==> flow/design.v <==
module lpc10_speech_synthetizer (
  input  wire              clk,         
  input  wire              reset,       
  input  wire              StartSpeak,
  input  wire              RomData,
  output wire [11:0]       RomAdr,
  output reg  signed [9:0] SampleData,
  output reg               Speaking
);
reg [5:0]  Cnt_8k;
reg [4:0]  CntSegment;
reg [7:0]  CntSample;
reg [11:0] RomAdrIn;
reg        Speak;
reg [3:0]  CodeEnergy;
reg        CodeRepeat;
reg [4:0]  CodePitch;
reg [17:0] CodeK1K4;    
reg [20:0] CodeK5K10;   
wire GetEnergy, GetRepeat, GetPitch, GetK1K4, GetK5K10, ReadRom;
wire Silence, LastFrame, NoK5K10;
function signed [9:0] TabChirp(input [5:0] i);
  case (i)
    0: TabChirp = 0;    1: TabChirp = 42;   2: TabChirp = -44;  3: TabChirp = 50;
    4: TabChirp = -78;  5: TabChirp = 18;   6: TabChirp = 37;   7: TabChirp = 20;
    8: TabChirp = 2;    9: TabChirp = -31;  10: TabChirp = -59; 11: TabChirp = 2;
    12: TabChirp = 95;  13: TabChirp = 90;  14: TabChirp = 5;   15: TabChirp = 15;
    16: TabChirp = 38;  17: TabChirp = -4;  18: TabChirp = -91; 19: TabChirp = -91;
    20: TabChirp = -42; 21: TabChirp = -35; 22: TabChirp = -36; 23: TabChirp = -4;
    24: TabChirp = 37;  25: TabChirp = 43;  26: TabChirp = 34;  27: TabChirp = 33;
    28: TabChirp = 15;  29: TabChirp = -1;  30: TabChirp = -8;  31: TabChirp = -18;
    32: TabChirp = -19; 33: TabChirp = -17; 34: TabChirp = -9;  35: TabChirp = -10;
    36: TabChirp = -6;  37: TabChirp = 0;   38: TabChirp = 3;   39: TabChirp = 2;
    40: TabChirp = 1;
    default: TabChirp = 0;
  endcase
endfunction
function signed [9:0] TabEnergy(input [3:0] i);
  case (i)
    0: TabEnergy = 0;   1: TabEnergy = 0;   2: TabEnergy = 1;   3: TabEnergy = 1;
    4: TabEnergy = 2;   5: TabEnergy = 3;   6: TabEnergy = 5;   7: TabEnergy = 7;
    8: TabEnergy = 10;  9: TabEnergy = 15;  10: TabEnergy = 21; 11: TabEnergy = 30;
    12: TabEnergy = 43; 13: TabEnergy = 61; 14: TabEnergy = 86; default: TabEnergy = 0;
  endcase
endfunction
function signed [9:0] TabPitch(input [4:0] i);
  case (i)
    0: TabPitch = 0;    1: TabPitch = 41;   2: TabPitch = 43;   3: TabPitch = 45;
    4: TabPitch = 47;   5: TabPitch = 49;   6: TabPitch = 51;   7: TabPitch = 53;
    8: TabPitch = 55;   9: TabPitch = 58;   10: TabPitch = 60;  11: TabPitch = 63;
    12: TabPitch = 66;  13: TabPitch = 70;  14: TabPitch = 73;  15: TabPitch = 76;
    16: TabPitch = 79;  17: TabPitch = 83;  18: TabPitch = 87;  19: TabPitch = 90;
    20: TabPitch = 94;  21: TabPitch = 99;  22: TabPitch = 103; 23: TabPitch = 107;
    24: TabPitch = 112; 25: TabPitch = 118; 26: TabPitch = 123; 27: TabPitch = 129;
    28: TabPitch = 134; 29: TabPitch = 141; 30: TabPitch = 147; default: TabPitch = 153;
  endcase
endfunction
function signed [9:0] TabK1(input [4:0] i);
  case (i)
    0: TabK1 = -501;  1: TabK1 = -497;  2: TabK1 = -493;  3: TabK1 = -488;
    4: TabK1 = -480;  5: TabK1 = -471;  6: TabK1 = -460;  7: TabK1 = -446;
    8: TabK1 = -427;  9: TabK1 = -405;  10: TabK1 = -378; 11: TabK1 = -344;
    12: TabK1 = -305; 13: TabK1 = -259; 14: TabK1 = -206; 15: TabK1 = -148;
    16: TabK1 = -86;  17: TabK1 = -21;  18: TabK1 = 45;   19: TabK1 = 110;
    20: TabK1 = 171;  21: TabK1 = 227;  22: TabK1 = 277;  23: TabK1 = 320;
    24: TabK1 = 357;  25: TabK1 = 388;  26: TabK1 = 413;  27: TabK1 = 434;
    28: TabK1 = 451;  29: TabK1 = 464;  30: TabK1 = 474;  default: TabK1 = 482;
  endcase
endfunction
function signed [9:0] TabK2(input [4:0] i);
  case (i)
    0: TabK2 = -349;  1: TabK2 = -328;  2: TabK2 = -305;  3: TabK2 = -280;
    4: TabK2 = -252;  5: TabK2 = -223;  6: TabK2 = -192;  7: TabK2 = -158;
    8: TabK2 = -124;  9: TabK2 = -88;   10: TabK2 = -51;  11: TabK2 = -14;
    12: TabK2 = 23;   13: TabK2 = 60;   14: TabK2 = 97;   15: TabK2 = 133;
    16: TabK2 = 167;  17: TabK2 = 199;  18: TabK2 = 230;  19: TabK2 = 259;
    20: TabK2 = 286;  21: TabK2 = 310;  22: TabK2 = 333;  23: TabK2 = 354;
    24: TabK2 = 372;  25: TabK2 = 389;  26: TabK2 = 404;  27: TabK2 = 417;
    28: TabK2 = 429;  29: TabK2 = 439;  30: TabK2 = 449;  default: TabK2 = 490;
  endcase
endfunction
function signed [9:0] TabK3(input [3:0] i);
  case (i)
    0: TabK3 = -397;  1: TabK3 = -365;  2: TabK3 = -327;  3: TabK3 = -282;
    4: TabK3 = -229;  5: TabK3 = -170;  6: TabK3 = -104;  7: TabK3 = -36;
    8: TabK3 = 35;    9: TabK3 = 104;   10: TabK3 = 169;  11: TabK3 = 228;
    12: TabK3 = 281;  13: TabK3 = 326;  14: TabK3 = 364;  default: TabK3 = 396;
  endcase
endfunction
function signed [9:0] TabK4(input [3:0] i);
  case (i)
    0: TabK4 = -373;  1: TabK4 = -334;  2: TabK4 = -293;  3: TabK4 = -245;
    4: TabK4 = -191;  5: TabK4 = -131;  6: TabK4 = -67;   7: TabK4 = -1;
    8: TabK4 = 64;    9: TabK4 = 128;   10: TabK4 = 188;  11: TabK4 = 243;
    12: TabK4 = 291;  13: TabK4 = 332;  14: TabK4 = 367;  default: TabK4 = 397;
  endcase
endfunction
function signed [9:0] TabK5(input [3:0] i);
  case (i)
    0: TabK5 = -319;  1: TabK5 = -286;  2: TabK5 = -250;  3: TabK5 = -211;
    4: TabK5 = -168;  5: TabK5 = -122;  6: TabK5 = -74;   7: TabK5 = -25;
    8: TabK5 = 24;    9: TabK5 = 73;    10: TabK5 = 121;  11: TabK5 = 167;
    12: TabK5 = 210;  13: TabK5 = 249;  14: TabK5 = 285;  default: TabK5 = 319;
  endcase
endfunction
function signed [9:0] TabK6(input [3:0] i);
  case (i)
    0: TabK6 = -290;  1: TabK6 = -252;  2: TabK6 = -209;  3: TabK6 = -163;
    4: TabK6 = -114;  5: TabK6 = -62;   6: TabK6 = -9;    7: TabK6 = 44;
    8: TabK6 = 97;    9: TabK6 = 147;   10: TabK6 = 194;  11: TabK6 = 239;
    12: TabK6 = 278;  13: TabK6 = 313;  14: TabK6 = 344;  default: TabK6 = 371;
  endcase
endfunction
function signed [9:0] TabK7(input [3:0] i);
  case (i)
    0: TabK7 = -291;  1: TabK7 = -256;  2: TabK7 = -216;  3: TabK7 = -174;
    4: TabK7 = -128;  5: TabK7 = -80;   6: TabK7 = -31;   7: TabK7 = 19;
    8: TabK7 = 69;    9: TabK7 = 117;   10: TabK7 = 163;  11: TabK7 = 206;
    12: TabK7 = 246;  13: TabK7 = 283;  14: TabK7 = 316;  default: TabK7 = 345;
  endcase
endfunction
function signed [9:0] TabK8(input [2:0] i);
  case (i)
    0: TabK8 = -219;  1: TabK8 = -133;  2: TabK8 = -38;   3: TabK8 = 59;
    4: TabK8 = 152;   5: TabK8 = 235;   6: TabK8 = 305;   default: TabK8 = 361;
  endcase
endfunction
function signed [9:0] TabK9(input [2:0] i);
  case (i)
    0: TabK9 = -225;  1: TabK9 = -157;  2: TabK9 = -82;   3: TabK9 = -3;
    4: TabK9 = 76;    5: TabK9 = 151;   6: TabK9 = 220;   default: TabK9 = 280;
  endcase
endfunction
function signed [9:0] TabK10(input [2:0] i);
  case (i)
    0: TabK10 = -179; 1: TabK10 = -122; 2: TabK10 = -61;  3: TabK10 = 1;
    4: TabK10 = 63;   5: TabK10 = 123;  6: TabK10 = 179;  default: TabK10 = 231;
  endcase
endfunction
reg signed [9:0] ET, PT, K1T, K2T, K3T, K4T, K5T, K6T, K7T, K8T, K9T, K10T;
reg signed [9:0] EC, PC, K1C, K2C, K3C, K4C, K5C, K6C, K7C, K8C, K9C, K10C;
reg signed [9:0] X1C, X2C, X3C, X4C, X5C, X6C, X7C, X8C, X9C, X10C;
reg signed [9:0] Valeur;
reg signed [9:0] KBus;
reg signed [9:0] XBus;
reg signed [9:0] YNext;
wire signed [18:0] Operation1;
wire signed [18:0] Operation2;
wire signed [18:0] Operation3;
wire signed [18:0] Operation4;
reg [12:0] GPA;
reg        NoiseOn;
reg [7:0]  PitchCnt;
wire signed [19:0] ValeurEC;
wire signed [9:0]  YStart;
assign RomAdr = RomAdrIn;
assign GetEnergy = (CntSample == 8'd0) && (Cnt_8k < 6'd4);
assign Silence   = (CodeEnergy == 4'b0000);
assign LastFrame = (CodeEnergy == 4'b1111);
assign NoK5K10   = (CodePitch  == 5'b00000);
assign GetRepeat = (CntSample == 8'd0) && (Cnt_8k == 6'd4) && !Silence && !LastFrame;
assign GetPitch  = (CntSample == 8'd0) && (Cnt_8k >= 6'd5) && (Cnt_8k < 6'd10) && !Silence && !LastFrame;
assign GetK1K4   = (CntSample == 8'd0) && (Cnt_8k >= 6'd11) && (Cnt_8k < 6'd29) && !Silence && !LastFrame && !CodeRepeat;
assign GetK5K10  = (CntSample == 8'd0) && (Cnt_8k >= 6'd30) && (Cnt_8k < 6'd51) && !Silence && !LastFrame && !CodeRepeat && !NoK5K10;
assign ReadRom = GetEnergy || GetRepeat || GetPitch || GetK1K4 || GetK5K10;
assign Operation1 = KBus * XBus;
assign Operation2 = YNext - (Operation1 / 19'sd512);
assign Operation3 = KBus * Operation2;
assign Operation4 = XBus + (Operation3 / 19'sd512);
assign ValeurEC = Valeur * EC;
assign YStart   = ValeurEC / 20'sd64;
always @* begin
  case (Cnt_8k)
    6'd2:  KBus = K10C;
    6'd3:  KBus = K9C;
    6'd4:  KBus = K8C;
    6'd5:  KBus = K7C;
    6'd6:  KBus = K6C;
    6'd7:  KBus = K5C;
    6'd8:  KBus = K4C;
    6'd9:  KBus = K3C;
    6'd10: KBus = K2C;
    6'd11: KBus = K1C;
    default: KBus = 10'sd0;
  endcase
  case (Cnt_8k)
    6'd2:  XBus = X10C;
    6'd3:  XBus = X9C;
    6'd4:  XBus = X8C;
    6'd5:  XBus = X7C;
    6'd6:  XBus = X6C;
    6'd7:  XBus = X5C;
    6'd8:  XBus = X4C;
    6'd9:  XBus = X3C;
    6'd10: XBus = X2C;
    6'd11: XBus = X1C;
    default: XBus = 10'sd0;
  endcase
end
always @(posedge clk) begin
  if (reset) begin
    Cnt_8k     <= 6'd0;
    CntSegment <= 5'd0;
    CntSample  <= 8'd0;
    RomAdrIn   <= 12'd1;
    Speak      <= 1'b0;
    Speaking   <= 1'b0;
    CodeEnergy <= 4'd0;
    CodeRepeat <= 1'b0;
    CodePitch  <= 5'd0;
    CodeK1K4   <= 18'd0;
    CodeK5K10  <= 21'd0;
    ET <= 0; PT <= 0; K1T <= 0; K2T <= 0; K3T <= 0; K4T <= 0;
    K5T <= 0; K6T <= 0; K7T <= 0; K8T <= 0; K9T <= 0; K10T <= 0;
    EC <= 0; PC <= 0; K1C <= 0; K2C <= 0; K3C <= 0; K4C <= 0;
    K5C <= 0; K6C <= 0; K7C <= 0; K8C <= 0; K9C <= 0; K10C <= 0;
    X1C <= 0; X2C <= 0; X3C <= 0; X4C <= 0; X5C <= 0;
    X6C <= 0; X7C <= 0; X8C <= 0; X9C <= 0; X10C <= 0;
    Valeur     <= 0;
    YNext      <= 0;
    SampleData <= 0;
    GPA        <= 13'b0000001101001;
    NoiseOn    <= 1'b1;
    PitchCnt   <= 8'd0;
  end else begin
    if (Speak && StartSpeak) begin
      Cnt_8k <= Cnt_8k + 6'd1;
      if (Cnt_8k == 6'b111111) begin
        if (CntSegment == 5'b10111)
          CntSegment <= 5'd0;
        else
          CntSegment <= CntSegment + 5'd1;
        if (CntSample == 8'b11000111)
          CntSample <= 8'd0;
        else
          CntSample <= CntSample + 8'd1;
      end
      if (GetEnergy) CodeEnergy <= {CodeEnergy[2:0], RomData};
      if (GetRepeat) CodeRepeat <= RomData;
      if (GetPitch)  CodePitch  <= {CodePitch[3:0], RomData};
      if (GetK1K4)   CodeK1K4   <= {CodeK1K4[16:0], RomData};
      if (GetK5K10)  CodeK5K10  <= {CodeK5K10[19:0], RomData};
      if (ReadRom) RomAdrIn <= RomAdrIn + 12'd1;
      if ((CntSample == 8'b11000111) && (Cnt_8k == 6'b111111) && LastFrame) begin
        Speak    <= 1'b0;
        Speaking <= 1'b0;
      end else begin
        Speaking <= 1'b1;
      end
    end else begin
      Cnt_8k     <= 6'd0;
      CntSegment <= 5'd0;
      CntSample  <= 8'd0;
      RomAdrIn   <= 12'd1;
      NoiseOn    <= 1'b1;
      if (!StartSpeak) Speak <= 1'b1;
    end
    if (Cnt_8k == 6'b111110) begin
      ET <= TabEnergy(CodeEnergy);
      if (Silence || LastFrame)
        PT <= 0;
      else
        PT <= TabPitch(CodePitch);
      if (Silence || LastFrame) begin
        K1T <= 0; K2T <= 0; K3T <= 0; K4T <= 0;
      end else begin
        K1T <= TabK1(CodeK1K4[17:13]);
        K2T <= TabK2(CodeK1K4[12:8]);
        K3T <= TabK3(CodeK1K4[7:4]);
        K4T <= TabK4(CodeK1K4[3:0]);
      end
      if (Silence || LastFrame || NoK5K10) begin
        K5T <= 0; K6T <= 0; K7T <= 0; K8T <= 0; K9T <= 0; K10T <= 0;
      end else begin
        K5T  <= TabK5(CodeK5K10[20:17]);
        K6T  <= TabK6(CodeK5K10[16:13]);
        K7T  <= TabK7(CodeK5K10[12:9]);
        K8T  <= TabK8(CodeK5K10[8:6]);
        K9T  <= TabK9(CodeK5K10[5:3]);
        K10T <= TabK10(CodeK5K10[2:0]);
      end
    end
    if ((CntSegment == 5'd0) && (Cnt_8k == 6'b111111)) begin
      EC   <= ET;
      PC   <= PT;
      K1C  <= K1T;
      K2C  <= K2T;
      K3C  <= K3T;
      K4C  <= K4T;
      K5C  <= K5T;
      K6C  <= K6T;
      K7C  <= K7T;
      K8C  <= K8T;
      K9C  <= K9T;
      K10C <= K10T;
      NoiseOn <= (PC == 0);
    end
    if (Cnt_8k == 6'd0) begin
      if (EC == 0)
        Valeur <= 0;
      else if (NoiseOn) begin
        if (GPA[0])
          Valeur <= -10'sd64;
        else
          Valeur <= 10'sd64;
      end else begin
        if (PitchCnt > 8'd50)
          Valeur <= 0;    
        else
          Valeur <= TabChirp(PitchCnt[5:0]);
      end
      if (PC == 0)
        PitchCnt <= 8'd0;
      else if ($signed({1'b0, PitchCnt}) < PC)
        PitchCnt <= PitchCnt + 8'd1;
      else
        PitchCnt <= 8'd0;
    end
    if (Cnt_8k < 6'b010100)
      GPA <= {GPA[12] ^ GPA[10] ^ GPA[9] ^ GPA[0], GPA[12:1]};
    case (Cnt_8k)
      6'd1: YNext <= YStart;
      6'd2, 6'd3, 6'd4, 6'd5, 6'd6, 6'd7, 6'd8, 6'd9, 6'd10, 6'd11:
        YNext <= Operation2[9:0];
      default: ;
    endcase
    case (Cnt_8k)
      6'd3:  X10C <= Operation4[9:0];
      6'd4:  X9C  <= Operation4[9:0];
      6'd5:  X8C  <= Operation4[9:0];
      6'd6:  X7C  <= Operation4[9:0];
      6'd7:  X6C  <= Operation4[9:0];
      6'd8:  X5C  <= Operation4[9:0];
      6'd9:  X4C  <= Operation4[9:0];
      6'd10: X3C  <= Operation4[9:0];
      6'd11: X2C  <= Operation4[9:0];
      6'd12: X1C  <= Operation2[9:0];
      default: ;
    endcase
    if (Cnt_8k == 6'b001111)
      SampleData <= X1C;
  end
end
endmodule
---- Step by step through the tools: lpc10_speech_synthetizer ----
The steps from the RTL of lpc10_speech_synthetizer to its reports follow in flow order.
Line numbers count from 1 in the design file above.
Library cell names are shortened.
Not given: -
set-up
  design top .............................. lpc10_speech_synthetizer
  clock ................................... clk
  standard-cell library ................... sky130hd
  corner .................................. tt_025C_1v80

---- Word level ----
Yosys after proc, flatten, opt, wreduce and memory -nomap, before mapping. Print and check cells are not counted. Equal cells are merged and count once.
Yosys's memory passes give these memory sizes; they may raise the number of words (mostly to a power of two), join words into wider ones and drop unused or constant bits.
cells by class
  add/subtract/negate cells ............... 10
  $mul .................................... 3
  magnitude comparators ................... 10
  equal/unequal tests ..................... 39
  mux-type cells .......................... 49
  bitwise operators ....................... 7
  reduce/logical cells .................... 55
operator list
  cell                                                 number
  case mux 10 bit (select 7 bit)                       3
  multiplier 10 x 10 -> 20 bit                         1
  case mux 10 bit (select 10 bit)                      2
  multiplier 10 x 10 -> 19 bit                         1
  multiplier 10 x 19 -> 19 bit                         1
  two-way mux 10 bit                                   15
  two-way mux 4 bit                                    10
  == test 6 x 4 -> 1 bit (second input constant)       6
  two-way mux 5 bit                                    7
  == test 3 bit (second input constant)                9
  == test 6 x 3 -> 1 bit (second input constant)       4
  two-way mux 8 bit                                    3
  logical AND 1 bit                                    23
  adder 10 x 1 -> 10 bit                               2
  logical NOT 10 bit                                   2
  case mux 10 bit (select 2 bit)                       1
  subtractor 10 x 19 -> 19 bit                         1
  adder 19 x 1 -> 19 bit                               1
  == test 3 x 2 -> 1 bit (second input constant)       6
  OR reduction 9 bit                                   2
  adder 8 x 1 -> 8 bit (second input constant)         2
  adder 12 x 1 -> 12 bit (second input constant)       1
  AND reduction 2 bit                                  6
  == test 6 x 2 -> 1 bit (second input constant)       2
  < comparator 6 x 5 -> 1 bit (second input constant)  2
  == test 6 bit (second input constant)                2
  two-way mux 6 bit                                    2
  adder 10 bit                                         1
Other operator kinds: 31; their cells: 55.
word-level totals
  bits in registers ....................... 474
  bits in read-only memories .............. 2,448
  clocked read ports x word width ......... 95
  memory cells ............................ 10
  output and inout port bits .............. 23
  word-level cells ........................ 234
memory list
  memory            words  width  rd ports  write ports  RTL line  text
  (name not given)  64     10     1         0            23        case (i)
  (name not given)  32     10     1         0            59        case (i)
  (name not given)  32     10     1         0            71        case (i)
  (name not given)  32     8      1         0            47        case (i)
  (name not given)  16     10     1         0            83        case (i)
  (name not given)  16     10     1         0            91        case (i)
Memories not listed: 4.

---- Logic depth ----
Depth = most cells in a row (Yosys ltp): at word level without a register or memory, in the mapped netlist without a sequential cell, where the memories' decode and read muxes count.
depth
  depth in word-level cells ............... 12
  ABC_AREA ................................ 0
  depth in mapped cells ................... 74

---- Synthesis result ----
Source: synth_stat.txt of the flow (Yosys; design flattened, memories mapped). It holds for the ABC_AREA given above (unset counts as 0); a run with the other value may have another netlist.
mapped netlist
  cell count .............................. 4,313
  cell area after synthesis ............... 0.0355679 mm²
  sequential area ......................... 0.0108904 mm²
  flip-flop cells ......................... 544
  buffers ................................. 250
cell types
  cell      number  total area (µm²)
  dfxtp_1   544     1.09E+04
  fa_1      235     4.7E+03
  ha_1      254     3.18E+03
  nand2_1   574     2.15E+03
  nor2_1    556     2.09E+03
  a21oi_1   363     1.82E+03
  inv_1     423     1.59E+03
  a22oi_1   120     900.864
  clkbuf_1  206     773.242
  xnor2_1   69      604.33
  mux2i_1   55      550.528
  o21ai_0   99      495.475
  xor2_1    47      411.645
  nand3_1   79      395.379
  a211oi_1  48      360.346
  or2_2     48      300.288
  and2_1    44      275.264
  nor3_1    54      270.259
Other cell types: 75; their cells: 495.

---- Path before layout ----
OpenSTA on the mapped netlist: ideal clock, no wires. The path of least setup slack (recovery checks aside). Input and output delay are each 20% of the period. Register names are those of the netlist, which keeps one name where synthesis merged equal registers.
timing after synthesis
  path kind ............................... reg-to-reg
  from .................................... register Cnt_8k[1]
  to ...................................... register X10C[8]
  period .................................. 25.0 ns
  library setup time ...................... 0.128 ns
  time at the first pin ................... 0.000 ns
  arrival ................................. 16.133 ns
  slack ................................... 8.740 ns
  delay of the path ....................... 16.261 ns
  stages on the path ...................... 68
  buffers on the path ..................... 5
  synthesis period reached ................ 16.26 ns
"delay of the path" is the arrival time less input delay plus setup time.
"stages on the path": output pins that drive a net of the path, with the launching flip-flop's if there is one; two outputs of one cell count as two.
"synthesis period reached" = period - worst setup slack (recovery checks aside). The figure is calculated, with input and output delays left at 20% of the set period.
Between the ends stands the longest chain of elaborated cells between them, by number of cells; it is not shown to be the way that was timed. Of several equally long chains one is given.
Each line given opens the expression or statement behind the cell; cells for indexed reads and writes are added by Yosys, which also makes memories of some case tables.
At most two assigning lines are given for a register; there are more.
between the ends, after synthesis
  cells stage by stage .................... dfxtp_1 -> inv_1 -> ha_1 -> buf_2 -> or3b_1 -> nor2_1 -> buf_2 -> buf_1 -> a22oi_1 -> and3_1 -> clkbuf_1 -> or2_2 -> fa_1 -> inv_1 -> fa_1 -> fa_1 -> fa_1 -> inv_1 -> (+32 left out) -> nor3_1 -> o31ai_1 -> a21oi_1 -> xnor2_2 -> xnor2_1 -> nor2_1 -> fa_1 -> fa_1 -> a21o_1 -> a21oi_1 -> o21bai_1 -> a21oi_1 -> o21bai_1 -> a21oi_1 -> xor2_1 -> nor2_1 -> a21oi_1 -> nor2_1
  cells in the longest elaborated chain ... 12
ends and longest elaborated chain, after synthesis
  element                          RTL line  text
  start, declared                  10        reg [5:0]  Cnt_8k;
  start, assigned                  202       Cnt_8k     <= 6'd0;
  start, assigned                  227       Cnt_8k <= Cnt_8k + 6'd1;
  == test 6 x 4 -> 1 bit           173       case (Cnt_8k)
  case mux 10 bit (select 10 bit)  173
  multiplier 10 x 10 -> 19 bit     166       assign Operation1 = KBus * XBus;
  OR reduction 9 bit               -
  bitwise AND 1 bit                -
  adder 19 x 1 -> 19 bit           -
  subtractor 10 x 19 -> 19 bit     167       assign Operation2 = YNext - (Operation1 / 19'sd512);
  multiplier 10 x 19 -> 19 bit     168       assign Operation3 = KBus * Operation2;
  OR reduction 9 bit               -
  bitwise AND 1 bit                -
  adder 10 x 1 -> 10 bit           -
  adder 10 bit                     169       assign Operation4 = XBus + (Operation3 / 19'sd512);
  end, assigned                    218       X6C <= 0; X7C <= 0; X8C <= 0; X9C <= 0; X10C <= 0;
  end, assigned                    328       6'd3:  X10C <= Operation4[9:0];
  end, declared                    142       reg signed [9:0] X1C, X2C, X3C, X4C, X5C, X6C, X7C, X8C, X9C, X10C;

---- Worst path after layout ----
From the final timing report of run B: the path of least setup slack in the routed layout; clock arrival at registers is part of the times.
timing after layout
  path kind ............................... reg-to-reg
  from .................................... register Cnt_8k[0]
  to ...................................... register X3C[8]
  period .................................. 18.6 ns
  library setup time ...................... 0.15 ns
  time at the first pin ................... 0.63 ns
  arrival ................................. 16.08 ns
  slack ................................... 2.98 ns
  stages on the path ...................... 66
  buffers on the path ..................... 2
Between the ends stands the longest chain of elaborated cells between them, by number of cells; it is not shown to be the way that was timed. Of several equally long chains one is given.
At most two assigning lines are given for a register; there are more.
between the ends, after layout
  cells stage by stage .................... dfxtp_4 -> inv_6 -> ha_4 -> or3b_4 -> nor2_4 -> buf_12 -> a22oi_2 -> nand2_1 -> a221oi_2 -> and3_4 -> or2_4 -> fa_1 -> inv_2 -> fa_2 -> fa_2 -> fa_1 -> inv_2 -> fa_2 -> (+30 left out) -> nor3_4 -> o31ai_4 -> a21oi_2 -> xnor2_2 -> xnor2_1 -> nor2_1 -> fa_2 -> fa_2 -> a21o_1 -> a21oi_2 -> o21bai_1 -> a21oi_2 -> o21bai_1 -> a21oi_4 -> xor2_4 -> nor2_1 -> a21oi_1 -> nor2_1
  cells in the longest elaborated chain ... 12
ends and longest elaborated chain, after layout
  element                          RTL line  text
  start, declared                  10        reg [5:0]  Cnt_8k;
  start, assigned                  202       Cnt_8k     <= 6'd0;
  start, assigned                  227       Cnt_8k <= Cnt_8k + 6'd1;
  == test 6 x 4 -> 1 bit           173       case (Cnt_8k)
  case mux 10 bit (select 10 bit)  173
  multiplier 10 x 10 -> 19 bit     166       assign Operation1 = KBus * XBus;
  OR reduction 9 bit               -
  bitwise AND 1 bit                -
  adder 19 x 1 -> 19 bit           -
  subtractor 10 x 19 -> 19 bit     167       assign Operation2 = YNext - (Operation1 / 19'sd512);
  multiplier 10 x 19 -> 19 bit     168       assign Operation3 = KBus * Operation2;
  OR reduction 9 bit               -
  bitwise AND 1 bit                -
  adder 10 x 1 -> 10 bit           -
  adder 10 bit                     169       assign Operation4 = XBus + (Operation3 / 19'sd512);
  end, assigned                    217       X1C <= 0; X2C <= 0; X3C <= 0; X4C <= 0; X5C <= 0;
  end, assigned                    335       6'd10: X3C  <= Operation4[9:0];
  end, declared                    142       reg signed [9:0] X1C, X2C, X3C, X4C, X5C, X6C, X7C, X8C, X9C, X10C;

Wiki page: lpc10_speech_synthetizer / flow data

3 stored runs of lpc10_speech_synthetizer in the flow (synthesis by Yosys, layout by OpenROAD, sky130hd cells), in arbitrary order. Constraints: input delay and output delay 20% of the set period each, output load 0.01 pF.
By "period achieved" is meant the clock period of the run minus its worst setup slack. This is arithmetic on one report: input and output delays are still those of the set period (20% each).
By "worst setup path time" is meant the share of the clock period that the worst setup path is allowed (20% is reserved at inputs, 20% at outputs), minus its slack. Clock arrival times at its registers enter into it.
"total power of the final layout" rests on the timing tool's default activity at the inputs, not on a simulated workload.

---- run A ----
settings
  ABC_AREA = 1
  CAP_MARGIN = 35
  CELL_PAD_IN_SITES_GLOBAL_PLACEMENT = 3
  CORE_UTILIZATION = 64
  CTS_CLUSTER_DIAMETER = 261
  GPL_ROUTABILITY_DRIVEN = 0
  HOLD_SLACK_MARGIN = 0.17
  MAX_ROUTING_LAYER = met4
  MIN_ROUTING_LAYER = met2
  PLACE_DENSITY_LB_ADDON = 0.28
  period_ns = 25.0
  CORE_MARGIN = 2
  SLEW_MARGIN = 20
results
  no final report: placement broke off with FLW-0024

---- run B ----
settings
  CORE_UTILIZATION = 40
  SETUP_SLACK_MARGIN = 5.0
  period_ns = 18.6
  CAP_MARGIN = 20
  CORE_MARGIN = 2
  SLEW_MARGIN = 20
results
  synthesized cell area ................... 0.0355679 mm²
  die area ................................ 0.0913218 mm²
  standard-cell area after routing ........ 0.0418601 mm²
  utilization in the final report ......... 0.474
  worst setup slack after layout .......... 2.977 ns
  total negative slack .................... 0.000 ns
  worst-case hold slack ................... 0.451 ns
  total power of the final layout ......... 2,496 uW
  period achieved ......................... 15.623 ns
  worst setup path time ................... 15.62 ns
  worst setup path kind ................... reg-to-reg

---- run C ----
settings
  ABC_AREA = 0
  CAP_MARGIN = 35
  CORE_UTILIZATION = 60
  CTS_CLUSTER_DIAMETER = 82
  MAX_ROUTING_LAYER = met5
  PLACE_DENSITY = 0.63
  TNS_END_PERCENT = 55
  period_ns = 20.8
  CORE_MARGIN = 2
  SLEW_MARGIN = 20
results
  synthesized cell area ................... 0.0355679 mm²
  die area ................................ 0.0612439 mm²
  standard-cell area after routing ........ 0.0383205 mm²
  utilization in the final report ......... 0.652
  worst setup slack after layout .......... 2.584 ns
  total negative slack .................... 0.000 ns
  worst-case hold slack ................... 0.450 ns
  total power of the final layout ......... 2,144 uW
  period achieved ......................... 18.216 ns
  worst setup path time ................... 18.22 ns
  worst setup path kind ................... reg-to-reg
